==> flow/design.v <==
`timescale 1ns / 1ps
module valid_ready_FF #(
    parameter DATA_WIDTH = 128
)
(
    input clk,
    input reset,
    input                   i_valid,
    output                  i_ready,
    input  [DATA_WIDTH-1:0] i_data,
    output reg                  o_valid,
    input                       o_ready,
    output reg [DATA_WIDTH-1:0] o_data
);
    assign i_ready = o_ready | ~o_valid;
    always @(posedge clk) begin
        if(reset) begin
            o_valid <= 1'b0;
            o_data  <= 'd0;
        end
        else if(i_ready) begin
            o_valid <= i_valid;
            o_data  <= i_data;
        end
    end
endmodule
`timescale 1ns / 1ps
module dct_4x4 #(
    parameter PERF_OPT_ROW = 0,
    parameter PERF_OPT_COL = 0
)
(
    input clk,
    input reset,
    input          i_valid,
    output         i_ready,
    input  [255:0] i_data,
    output         o_valid,
    input          o_ready,
    output [255:0] o_data
);
    wire [127:0] i_data_128;
    wire         w_valid;
    wire         w_ready;
    wire [127:0] w_data;
    reg row_valid;
    reg col_valid;
    reg weight_valid;
    reg dct_valid;
    wire row_ready;
    wire col_ready;
    wire weight_ready;
    wire dct_ready;
    wire        [7:0] x[0:3][0:3];
    reg signed [11:0] row_out[0:3][0:3];
    reg signed [14:0] col_out[0:3][0:3];
    reg signed [19:0] weight_out[0:3][0:3];
    reg signed [15:0] dct_out[0:3][0:3];
    wire signed [5:0] coeff_A = 6'b0_00011;   
    wire signed [5:0] coeff_B = 6'b0_00101;   
    wire signed [5:0] coeff_C = 6'b0_01000;   
    genvar i,j;
    integer n, m;
    generate
        for(i=0; i<4; i=i+1) begin
            for(j=0; j<4; j=j+1) begin
                assign i_data_128[(32*i+8*j)+:8] = i_data[(64*i+16*j)+:8];
            end
        end
    endgenerate
    valid_ready_FF #(128) u_valid_ready_FF(
        clk, reset, i_valid, i_ready, i_data_128, w_valid, w_ready, w_data
    );
    generate
        for(i=0; i<4; i=i+1) begin
            for(j=0; j<4; j=j+1) begin
                assign x[i][j] = w_data[127-(32*i+8*j)-:8];
            end
        end
    endgenerate
    generate
    if(~PERF_OPT_ROW) begin
        assign w_ready = row_ready | ~row_valid;
        always @(posedge clk) begin
            if(reset) begin
                row_valid <= 'd0;
                for(n=0; n<4; n=n+1) begin
                    for(m=0; m<4; m=m+1) begin
                        row_out[n][m] <= 'd0;
                    end
                end
            end
            else if(w_ready) begin
                row_valid <= w_valid;
                row_out[0][0] <= x[0][0] + x[1][0] + x[2][0] + x[3][0];
                row_out[0][1] <= x[0][1] + x[1][1] + x[2][1] + x[3][1];
                row_out[0][2] <= x[0][2] + x[1][2] + x[2][2] + x[3][2];
                row_out[0][3] <= x[0][3] + x[1][3] + x[2][3] + x[3][3];
                row_out[1][0] <= (x[0][0]<<1) + x[1][0] - x[2][0] - (x[3][0]<<1);
                row_out[1][1] <= (x[0][1]<<1) + x[1][1] - x[2][1] - (x[3][1]<<1);
                row_out[1][2] <= (x[0][2]<<1) + x[1][2] - x[2][2] - (x[3][2]<<1);
                row_out[1][3] <= (x[0][3]<<1) + x[1][3] - x[2][3] - (x[3][3]<<1);
                row_out[2][0] <= x[0][0] - x[1][0] - x[2][0] + x[3][0];
                row_out[2][1] <= x[0][1] - x[1][1] - x[2][1] + x[3][1];
                row_out[2][2] <= x[0][2] - x[1][2] - x[2][2] + x[3][2];
                row_out[2][3] <= x[0][3] - x[1][3] - x[2][3] + x[3][3];
                row_out[3][0] <= x[0][0] - (x[1][0]<<1) + (x[2][0]<<1) - x[3][0];
                row_out[3][1] <= x[0][1] - (x[1][1]<<1) + (x[2][1]<<1) - x[3][1];
                row_out[3][2] <= x[0][2] - (x[1][2]<<1) + (x[2][2]<<1) - x[3][2];
                row_out[3][3] <= x[0][3] - (x[1][3]<<1) + (x[2][3]<<1) - x[3][3];
            end
        end
    end
    else if(PERF_OPT_ROW) begin
        assign w_ready = row_ready;
        always @(*) begin
            row_valid = w_valid;
            row_out[0][0] = x[0][0] + x[1][0] + x[2][0] + x[3][0];
            row_out[0][1] = x[0][1] + x[1][1] + x[2][1] + x[3][1];
            row_out[0][2] = x[0][2] + x[1][2] + x[2][2] + x[3][2];
            row_out[0][3] = x[0][3] + x[1][3] + x[2][3] + x[3][3];
            row_out[1][0] = (x[0][0]<<1) + x[1][0] - x[2][0] - (x[3][0]<<1);
            row_out[1][1] = (x[0][1]<<1) + x[1][1] - x[2][1] - (x[3][1]<<1);
            row_out[1][2] = (x[0][2]<<1) + x[1][2] - x[2][2] - (x[3][2]<<1);
            row_out[1][3] = (x[0][3]<<1) + x[1][3] - x[2][3] - (x[3][3]<<1);
            row_out[2][0] = x[0][0] - x[1][0] - x[2][0] + x[3][0];
            row_out[2][1] = x[0][1] - x[1][1] - x[2][1] + x[3][1];
            row_out[2][2] = x[0][2] - x[1][2] - x[2][2] + x[3][2];
            row_out[2][3] = x[0][3] - x[1][3] - x[2][3] + x[3][3];
            row_out[3][0] = x[0][0] - (x[1][0]<<1) + (x[2][0]<<1) - x[3][0];
            row_out[3][1] = x[0][1] - (x[1][1]<<1) + (x[2][1]<<1) - x[3][1];
            row_out[3][2] = x[0][2] - (x[1][2]<<1) + (x[2][2]<<1) - x[3][2];
            row_out[3][3] = x[0][3] - (x[1][3]<<1) + (x[2][3]<<1) - x[3][3];
        end
    end
    endgenerate
    generate
    if(~PERF_OPT_COL) begin
        assign row_ready = col_ready | ~col_valid;
        always @(posedge clk) begin
            if(reset) begin
                col_valid <= 'd0;
                for(n=0; n<4; n=n+1) begin
                    for(m=0; m<4; m=m+1) begin
                        col_out[n][m] <= 'd0;
                    end
                end
            end
            else if(row_ready) begin
                col_valid <= row_valid;
                col_out[0][0] <= row_out[0][0] + row_out[0][1] + row_out[0][2] + row_out[0][3];
                col_out[1][0] <= row_out[1][0] + row_out[1][1] + row_out[1][2] + row_out[1][3];
                col_out[2][0] <= row_out[2][0] + row_out[2][1] + row_out[2][2] + row_out[2][3];
                col_out[3][0] <= row_out[3][0] + row_out[3][1] + row_out[3][2] + row_out[3][3];
                col_out[0][1] <= (row_out[0][0]<<1) + row_out[0][1] - row_out[0][2] - (row_out[0][3]<<1);
                col_out[1][1] <= (row_out[1][0]<<1) + row_out[1][1] - row_out[1][2] - (row_out[1][3]<<1);
                col_out[2][1] <= (row_out[2][0]<<1) + row_out[2][1] - row_out[2][2] - (row_out[2][3]<<1);
                col_out[3][1] <= (row_out[3][0]<<1) + row_out[3][1] - row_out[3][2] - (row_out[3][3]<<1);
                col_out[0][2] <= row_out[0][0] - row_out[0][1] - row_out[0][2] + row_out[0][3];
                col_out[1][2] <= row_out[1][0] - row_out[1][1] - row_out[1][2] + row_out[1][3];
                col_out[2][2] <= row_out[2][0] - row_out[2][1] - row_out[2][2] + row_out[2][3];
                col_out[3][2] <= row_out[3][0] - row_out[3][1] - row_out[3][2] + row_out[3][3];
                col_out[0][3] <= row_out[0][0] - (row_out[0][1]<<1) + (row_out[0][2]<<1) - row_out[0][3];
                col_out[1][3] <= row_out[1][0] - (row_out[1][1]<<1) + (row_out[1][2]<<1) - row_out[1][3];
                col_out[2][3] <= row_out[2][0] - (row_out[2][1]<<1) + (row_out[2][2]<<1) - row_out[2][3];
                col_out[3][3] <= row_out[3][0] - (row_out[3][1]<<1) + (row_out[3][2]<<1) - row_out[3][3];
            end
        end
    end
    else if(PERF_OPT_COL) begin
        assign row_ready = col_ready;
        always @(*) begin
            col_valid = row_valid;
            col_out[0][0] = row_out[0][0] + row_out[0][1] + row_out[0][2] + row_out[0][3];
            col_out[1][0] = row_out[1][0] + row_out[1][1] + row_out[1][2] + row_out[1][3];
            col_out[2][0] = row_out[2][0] + row_out[2][1] + row_out[2][2] + row_out[2][3];
            col_out[3][0] = row_out[3][0] + row_out[3][1] + row_out[3][2] + row_out[3][3];
            col_out[0][1] = (row_out[0][0]<<1) + row_out[0][1] - row_out[0][2] - (row_out[0][3]<<1);
            col_out[1][1] = (row_out[1][0]<<1) + row_out[1][1] - row_out[1][2] - (row_out[1][3]<<1);
            col_out[2][1] = (row_out[2][0]<<1) + row_out[2][1] - row_out[2][2] - (row_out[2][3]<<1);
            col_out[3][1] = (row_out[3][0]<<1) + row_out[3][1] - row_out[3][2] - (row_out[3][3]<<1);
            col_out[0][2] = row_out[0][0] - row_out[0][1] - row_out[0][2] + row_out[0][3];
            col_out[1][2] = row_out[1][0] - row_out[1][1] - row_out[1][2] + row_out[1][3];
            col_out[2][2] = row_out[2][0] - row_out[2][1] - row_out[2][2] + row_out[2][3];
            col_out[3][2] = row_out[3][0] - row_out[3][1] - row_out[3][2] + row_out[3][3];
            col_out[0][3] = row_out[0][0] - (row_out[0][1]<<1) + (row_out[0][2]<<1) - row_out[0][3];
            col_out[1][3] = row_out[1][0] - (row_out[1][1]<<1) + (row_out[1][2]<<1) - row_out[1][3];
            col_out[2][3] = row_out[2][0] - (row_out[2][1]<<1) + (row_out[2][2]<<1) - row_out[2][3];
            col_out[3][3] = row_out[3][0] - (row_out[3][1]<<1) + (row_out[3][2]<<1) - row_out[3][3];
        end
    end
    endgenerate
    assign col_ready = weight_ready | ~weight_valid;
    always @(posedge clk) begin
        if(reset) begin
            weight_valid <= 'd0;
            for(n=0; n<4; n=n+1) begin
                for(m=0; m<4; m=m+1) begin
                    weight_out[n][m] <= 'd0;
                end
            end
        end
        else if(col_ready) begin
            weight_valid <= col_valid;
            weight_out[0][0] <= coeff_C * col_out[0][0];
            weight_out[0][1] <= coeff_B * col_out[0][1];
            weight_out[0][2] <= coeff_C * col_out[0][2];
            weight_out[0][3] <= coeff_B * col_out[0][3];
            weight_out[1][0] <= coeff_B * col_out[1][0];
            weight_out[1][1] <= coeff_A * col_out[1][1];
            weight_out[1][2] <= coeff_B * col_out[1][2];
            weight_out[1][3] <= coeff_A * col_out[1][3];
            weight_out[2][0] <= coeff_C * col_out[2][0];
            weight_out[2][1] <= coeff_B * col_out[2][1];
            weight_out[2][2] <= coeff_C * col_out[2][2];
            weight_out[2][3] <= coeff_B * col_out[2][3];
            weight_out[3][0] <= coeff_B * col_out[3][0];
            weight_out[3][1] <= coeff_A * col_out[3][1];
            weight_out[3][2] <= coeff_B * col_out[3][2];
            weight_out[3][3] <= coeff_A * col_out[3][3];
        end
    end
    assign dct_ready    = o_ready;
    assign weight_ready = dct_ready | ~dct_valid;
    always @(posedge clk) begin
        if(reset) begin
            dct_valid <= 'd0;
            for(n=0; n<4; n=n+1) begin
                for(m=0; m<4; m=m+1) begin
                    dct_out[n][m] <= 'd0;
                end
            end
        end
        else if(weight_ready) begin
            dct_valid <= weight_valid;
            dct_out[0][0] <= {weight_out[0][0][19], weight_out[0][0][15:5], weight_out[0][0][4:1]};
            dct_out[0][1] <= {weight_out[0][1][19], weight_out[0][1][15:5], weight_out[0][1][4:1]};
            dct_out[0][2] <= {weight_out[0][2][19], weight_out[0][2][15:5], weight_out[0][2][4:1]};
            dct_out[0][3] <= {weight_out[0][3][19], weight_out[0][3][15:5], weight_out[0][3][4:1]};
            dct_out[1][0] <= {weight_out[1][0][19], weight_out[1][0][15:5], weight_out[1][0][4:1]};
            dct_out[1][1] <= {weight_out[1][1][19], weight_out[1][1][15:5], weight_out[1][1][4:1]};
            dct_out[1][2] <= {weight_out[1][2][19], weight_out[1][2][15:5], weight_out[1][2][4:1]};
            dct_out[1][3] <= {weight_out[1][3][19], weight_out[1][3][15:5], weight_out[1][3][4:1]};
            dct_out[2][0] <= {weight_out[2][0][19], weight_out[2][0][15:5], weight_out[2][0][4:1]};
            dct_out[2][1] <= {weight_out[2][1][19], weight_out[2][1][15:5], weight_out[2][1][4:1]};
            dct_out[2][2] <= {weight_out[2][2][19], weight_out[2][2][15:5], weight_out[2][2][4:1]};
            dct_out[2][3] <= {weight_out[2][3][19], weight_out[2][3][15:5], weight_out[2][3][4:1]};
            dct_out[3][0] <= {weight_out[3][0][19], weight_out[3][0][15:5], weight_out[3][0][4:1]};
            dct_out[3][1] <= {weight_out[3][1][19], weight_out[3][1][15:5], weight_out[3][1][4:1]};
            dct_out[3][2] <= {weight_out[3][2][19], weight_out[3][2][15:5], weight_out[3][2][4:1]};
            dct_out[3][3] <= {weight_out[3][3][19], weight_out[3][3][15:5], weight_out[3][3][4:1]};
        end
    end
    assign o_valid = dct_valid;
    assign o_data = {
        dct_out[0][0], dct_out[0][1], dct_out[0][2], dct_out[0][3],
        dct_out[1][0], dct_out[1][1], dct_out[1][2], dct_out[1][3],
        dct_out[2][0], dct_out[2][1], dct_out[2][2], dct_out[2][3],
        dct_out[3][0], dct_out[3][1], dct_out[3][2], dct_out[3][3]
    };
endmodule
`timescale 1ns / 1ps
module dct_4x4_core (
    input          clk,
    input          reset,
    input          i_valid,
    output         i_ready,
    input  [255:0] i_data,
    output         o_valid,
    input          o_ready,
    output [255:0] o_data
);
    dct_4x4 #(
        .PERF_OPT_ROW(1),
        .PERF_OPT_COL(1)
    ) u_dct_4x4 (
        .clk    (clk),
        .reset  (reset),
        .i_valid(i_valid),
        .i_ready(i_ready),
        .i_data (i_data),
        .o_valid(o_valid),
        .o_ready(o_ready),
        .o_data (o_data)
    );
endmodule
## Reports on dct_4x4_core

Tool output for the design above, in the order of the flow.
Line numbers count from 1 in the design file above.
A cell with - has no value.

| inputs | value |
|---|---|
| design top | dct_4x4_core |
| clock input | clk |
| standard-cell library | sky130hd |
| timing corner | tt_025C_1v80 |

## Elaborated design

Source: Yosys, flattened and elaborated. Widths are those after wreduce; folded enables and synchronous resets count as part of the registers. Registers that Yosys merges into a memory's read port (data or address) are not register bits. Print and check cells do not count. Equal cells are merged and count once.

| operators by class | value |
|---|---|
| add/subtract/negate cells | 96 |
| multipliers | 12 |
| bitwise operators | 10 |

Operators with widths:

| operator | count |
|---|---|
| multiplier 4 x 15 -> 19 bit (first input constant) | 8 |
| multiplier 3 x 15 -> 18 bit (first input constant) | 4 |
| adder 12 x 8 -> 12 bit | 12 |
| subtractor 12 x 8 -> 12 bit | 12 |
| adder 15 x 12 -> 15 bit | 8 |
| adder 13 x 12 -> 14 bit | 8 |
| subtractor 14 x 12 -> 15 bit | 4 |
| adder 14 x 13 -> 15 bit | 4 |
| subtractor 15 x 12 -> 15 bit | 4 |
| subtractor 15 x 13 -> 15 bit | 4 |
| subtractor 12 x 13 -> 14 bit | 4 |
| subtractor 13 x 12 -> 14 bit | 4 |
| adder 12 x 12 -> 13 bit | 4 |
| subtractor 12 x 12 -> 13 bit | 4 |
| adder 12 x 9 -> 12 bit | 4 |
| subtractor 12 x 9 -> 12 bit | 4 |
| subtractor 8 x 9 -> 10 bit | 4 |
| adder 9 x 8 -> 10 bit | 4 |
| adder 8 x 8 -> 9 bit | 4 |
| subtractor 8 x 8 -> 9 bit | 4 |
| OR 1 bit | 5 |
| inverter 1 bit | 5 |

| word-level totals | value |
|---|---|
| bits in registers | 1113 |
| input bits | 260 |
| output and inout port bits | 258 |
| cells after elaboration | 188 |

## Depth

Longest topological path by Yosys (ltp), each cell counted once; first at word level (registers and memories cut), then after technology mapping (sequential cells cut; the memories' decode and read muxes count).

| logic depth | value |
|---|---|
| word-level depth | 6 |
| ABC_AREA | 0 |
| mapped depth | 20 |
| mapped depth without buffers | 20 |

## After synthesis

The flow's flattened synthesis, as Yosys stat reports it; memories are mapped. The netlist is that of the ABC_AREA named above (0 if unset); the other value can give another one.
The area totals of this step are shown rounded.

Cells by type:

| type | count | total area (sq um) |
|---|---|---|
| sky130_fd_sc_hd__dfxtp_1 | 1046 | 2.09E+04 |
| sky130_fd_sc_hd__ha_1 | 966 | 1.21E+04 |
| sky130_fd_sc_hd__fa_1 | 445 | 8.91E+03 |
| sky130_fd_sc_hd__nand2_1 | 1779 | 6.68E+03 |
| sky130_fd_sc_hd__a21oi_1 | 1183 | 5.92E+03 |
| sky130_fd_sc_hd__xnor2_1 | 341 | 2.99E+03 |
| sky130_fd_sc_hd__inv_1 | 654 | 2.45E+03 |
| sky130_fd_sc_hd__o21ai_0 | 254 | 1.27E+03 |
| sky130_fd_sc_hd__nor2_1 | 333 | 1.25E+03 |
| sky130_fd_sc_hd__a21o_1 | 165 | 1.24E+03 |
| sky130_fd_sc_hd__xor2_1 | 140 | 1.23E+03 |
| sky130_fd_sc_hd__a211oi_1 | 135 | 1.01E+03 |
| sky130_fd_sc_hd__clkbuf_1 | 254 | 953.414 |
| sky130_fd_sc_hd__nand3_1 | 124 | 620.595 |
| sky130_fd_sc_hd__o21a_1 | 81 | 608.083 |
| sky130_fd_sc_hd__nor3_1 | 118 | 590.566 |
| sky130_fd_sc_hd__o21bai_1 | 76 | 570.547 |
| sky130_fd_sc_hd__nor2b_1 | 85 | 531.76 |

Not listed: further types 67, cells in them 900.

| synthesis totals | value |
|---|---|
| standard cells after synthesis | 9079 |
| cell area after synthesis | 76000 sq um |
| sequential area | 21000 sq um |
| mapped flip-flops | 1046 |
| buffers | 373 |

The figures by module come from a second, unflattened synthesis with its own total; it is not the netlist above.

| unflattened totals | value |
|---|---|
| cells (unflattened synthesis) | 8666 |
| area total of the unflattened synthesis | 76000 sq um |

Rows give one instance, submodules left out.

Modules:

| module | times used | cells | area (sq um) |
|---|---|---|---|
| dct_4x4 | 1 | 8079 | 70000 |
| valid_ready_FF (DATA_WIDTH=128) | 1 | 587 | 5900 |
| dct_4x4_core | 1 | 0 | 0.0 |

## Path before layout

Path of least setup slack by OpenSTA after synthesis, without wires, with an ideal clock, recovery checks aside; 20% of the period is set as input and as output delay. Where synthesis merged equal registers, the netlist keeps one of their names.

| timing path after synthesis | value |
|---|---|
| path type | reg2reg |
| start point | register u_dct_4x4.row_out |
| end point | register u_dct_4x4.col_out |
| period | 5000 ps |
| library setup time | 119 ps |
| launch time at the first pin | 0 ps |
| arrival time | 4211 ps |
| data required time | 4881 ps |
| slack | 671 ps |
| path delay | 4330 ps |
| stages | 19 |
| buffers on the path | 0 |
| period reached after synthesis | 4329 ps |

"path delay" = arrival - input delay + setup time.
"stages" counts driving pins, that of a launching flip-flop among them; a cell with two outputs on the path counts twice.
"period reached after synthesis" = period - worst setup slack (recovery checks aside). The figure is calculated, with input and output delays left at 20% of the set period.
Where an end lacks its bit number, it is one bit of the signal, or one of the new flip-flops if synthesis recoded a state register.
Between the ends stands the longest chain of elaborated cells between them, by number of cells; it is not shown to be the way that was timed. Of several equally long chains one is given.
A line is the first line of the expression or statement that the cell stems from. Yosys adds cells for indexed reads and writes and turns some case tables into memories.

| between the ends, after synthesis | value |
|---|---|
| cell sequence | sky130_fd_sc_hd__dfxtp_1 > sky130_fd_sc_hd__fa_1 > sky130_fd_sc_hd__inv_1 > sky130_fd_sc_hd__ha_1 > sky130_fd_sc_hd__or2_1 > sky130_fd_sc_hd__fa_1 > sky130_fd_sc_hd__a21o_1 > sky130_fd_sc_hd__a21oi_1 > sky130_fd_sc_hd__o21a_1 > sky130_fd_sc_hd__nor3_1 > sky130_fd_sc_hd__a2111oi_1 > sky130_fd_sc_hd__xnor2_1 > sky130_fd_sc_hd__ha_1 > sky130_fd_sc_hd__nor2b_1 > sky130_fd_sc_hd__o21ai_0 > sky130_fd_sc_hd__nand2b_1 > sky130_fd_sc_hd__a221oi_1 > sky130_fd_sc_hd__xor2_1 > sky130_fd_sc_hd__o21ai_1 |
| length of the longest elaborated chain | 2 |
| elaborated cells between the ends (all ways) | 2 |

Ends and longest elaborated chain, after synthesis:

| what | RTL line | source |
|---|---|---|
| start, declared | 55 | `reg signed [11:0] row_out[0:3][0:3];` |
| start, assigned | 89 | `row_out[n][m] <= 'd0;` |
| subtractor 13 x 12 -> 14 bit | 160 | `col_out[1][2] <= row_out[1][0] - row_out[1][1] - row_out[1][2] + row_out[1][3];` |
| adder 15 x 12 -> 15 bit | 160 |  |
| end, assigned | 145 | `col_out[n][m] <= 'd0;` |
| end, declared | 56 | `reg signed [14:0] col_out[0:3][0:3];` |

## Path in the finished layout

Path of least setup slack in the final report of flow run 1 (OpenROAD, finished layout, wires in). Where an end is a register, its clock arrival counts in the times.
The report prints the path's times to 10 ps; the period is as set.

| timing path after layout | value |
|---|---|
| path type | reg2reg |
| start point | register u_dct_4x4.row_out |
| end point | register u_dct_4x4.col_out |
| period | 7110 ps |
| library setup time | 80 ps |
| launch time at the first pin | 810 ps |
| arrival time | 6140 ps |
| data required time | 7880 ps |
| slack | 1740 ps |
| stages | 21 |
| buffers on the path | 0 |

Where an end lacks its bit number, it is one bit of the signal, or one of the new flip-flops if synthesis recoded a state register.
Between the ends stands the longest chain of elaborated cells between them, by number of cells; it is not shown to be the way that was timed. Of several equally long chains one is given.

| between the ends, after layout | value |
|---|---|
| cell sequence | sky130_fd_sc_hd__dfxtp_1 > sky130_fd_sc_hd__fa_1 > sky130_fd_sc_hd__inv_1 > sky130_fd_sc_hd__ha_1 > sky130_fd_sc_hd__or2_1 > sky130_fd_sc_hd__fa_1 > sky130_fd_sc_hd__a21o_1 > sky130_fd_sc_hd__a21oi_1 > sky130_fd_sc_hd__o21a_1 > sky130_fd_sc_hd__nor3_1 > sky130_fd_sc_hd__a2111oi_1 > sky130_fd_sc_hd__a21oi_1 > sky130_fd_sc_hd__xor2_1 > sky130_fd_sc_hd__ha_1 > sky130_fd_sc_hd__nand2_1 > sky130_fd_sc_hd__nor2_1 > sky130_fd_sc_hd__nor2_1 > sky130_fd_sc_hd__nand3b_1 > sky130_fd_sc_hd__o211ai_1 > sky130_fd_sc_hd__o21ai_0 > sky130_fd_sc_hd__nor3_1 |
| length of the longest elaborated chain | 2 |
| elaborated cells between the ends (all ways) | 2 |

Ends and longest elaborated chain, after layout:

| what | RTL line | source |
|---|---|---|
| start, declared | 55 | `reg signed [11:0] row_out[0:3][0:3];` |
| start, assigned | 89 | `row_out[n][m] <= 'd0;` |
| subtractor 13 x 12 -> 14 bit | 160 | `col_out[1][2] <= row_out[1][0] - row_out[1][1] - row_out[1][2] + row_out[1][3];` |
| adder 15 x 12 -> 15 bit | 160 |  |
| end, assigned | 145 | `col_out[n][m] <= 'd0;` |
| end, declared | 56 | `reg signed [14:0] col_out[0:3][0:3];` |

Module dct_4x4_core, platform sky130hd: 4 stored runs of the flow (Yosys, OpenROAD) with differing settings, in no particular order. Input and output delays are each 20% of the period that was set; the output load is 0.01 pF.
"achieved period" means the clock period less the worst setup slack. The figure is calculated, with input and output delays left at 20% of the set period.
Values from the reports are rounded here.
A setting shown as . is not set for that run.

| run name | CELL_PAD_IN_SITES_DETAIL_PLACEMENT | CELL_PAD_IN_SITES_GLOBAL_PLACEMENT | CORE_MARGIN | CTS_CLUSTER_DIAMETER | MIN_ROUTING_LAYER | PLACE_DENSITY_LB_ADDON | SLEW_MARGIN | period_ns | CAP_MARGIN | CORE_UTILIZATION | ABC_AREA | GPL_TIMING_DRIVEN | SETUP_SLACK_MARGIN | CORE_ASPECT_RATIO | CTS_CLUSTER_SIZE | HOLD_SLACK_MARGIN | MAX_ROUTING_LAYER | chip area after synthesis (Yosys) (sq um) | die footprint (sq um) | utilization (%) | setup slack of the worst path (ps) | setup TNS (ps) | smallest hold slack (ps) | achieved period (ps) |
|---|---|---|---|---|---|---|---|---|---|---|---|---|---|---|---|---|---|---|---|---|---|---|---|---|
| flow run 1 | 1 | 1 | 3 | 385 | met2 | 0.07 | 25 | 7.11 | 20 | 40 | . | . | . | . | . | . | . | 76000 | 200000 | 46 | 1700 | 0 | 430 | 5368 |
| flow run 2 | . | . | 2 | . | met1 | 0.15 | 10 | 4.23 | 20 | 31 | 0 | 1 | 1.12 | . | . | . | . | 76000 | 250000 | 40 | 170 | 0 | 440 | 4061 |
| flow run 3 | . | . | 2 | 209 | . | 0.13 | 20 | 4.83 | 20 | 19 | 0 | 0 | . | 0.94 | 79 | 0.03 | . | 76000 | 410000 | 22 | 83 | 0 | 380 | 4747 |
| flow run 4 | . | . | 2 | 55 | . | 0.28 | 20 | 5.96 | 20 | 34 | 1 | . | 0.34 | . | . | 0.25 | met4 | 81000 | 240000 | 39 | 1000 | 0 | 450 | 4935 |
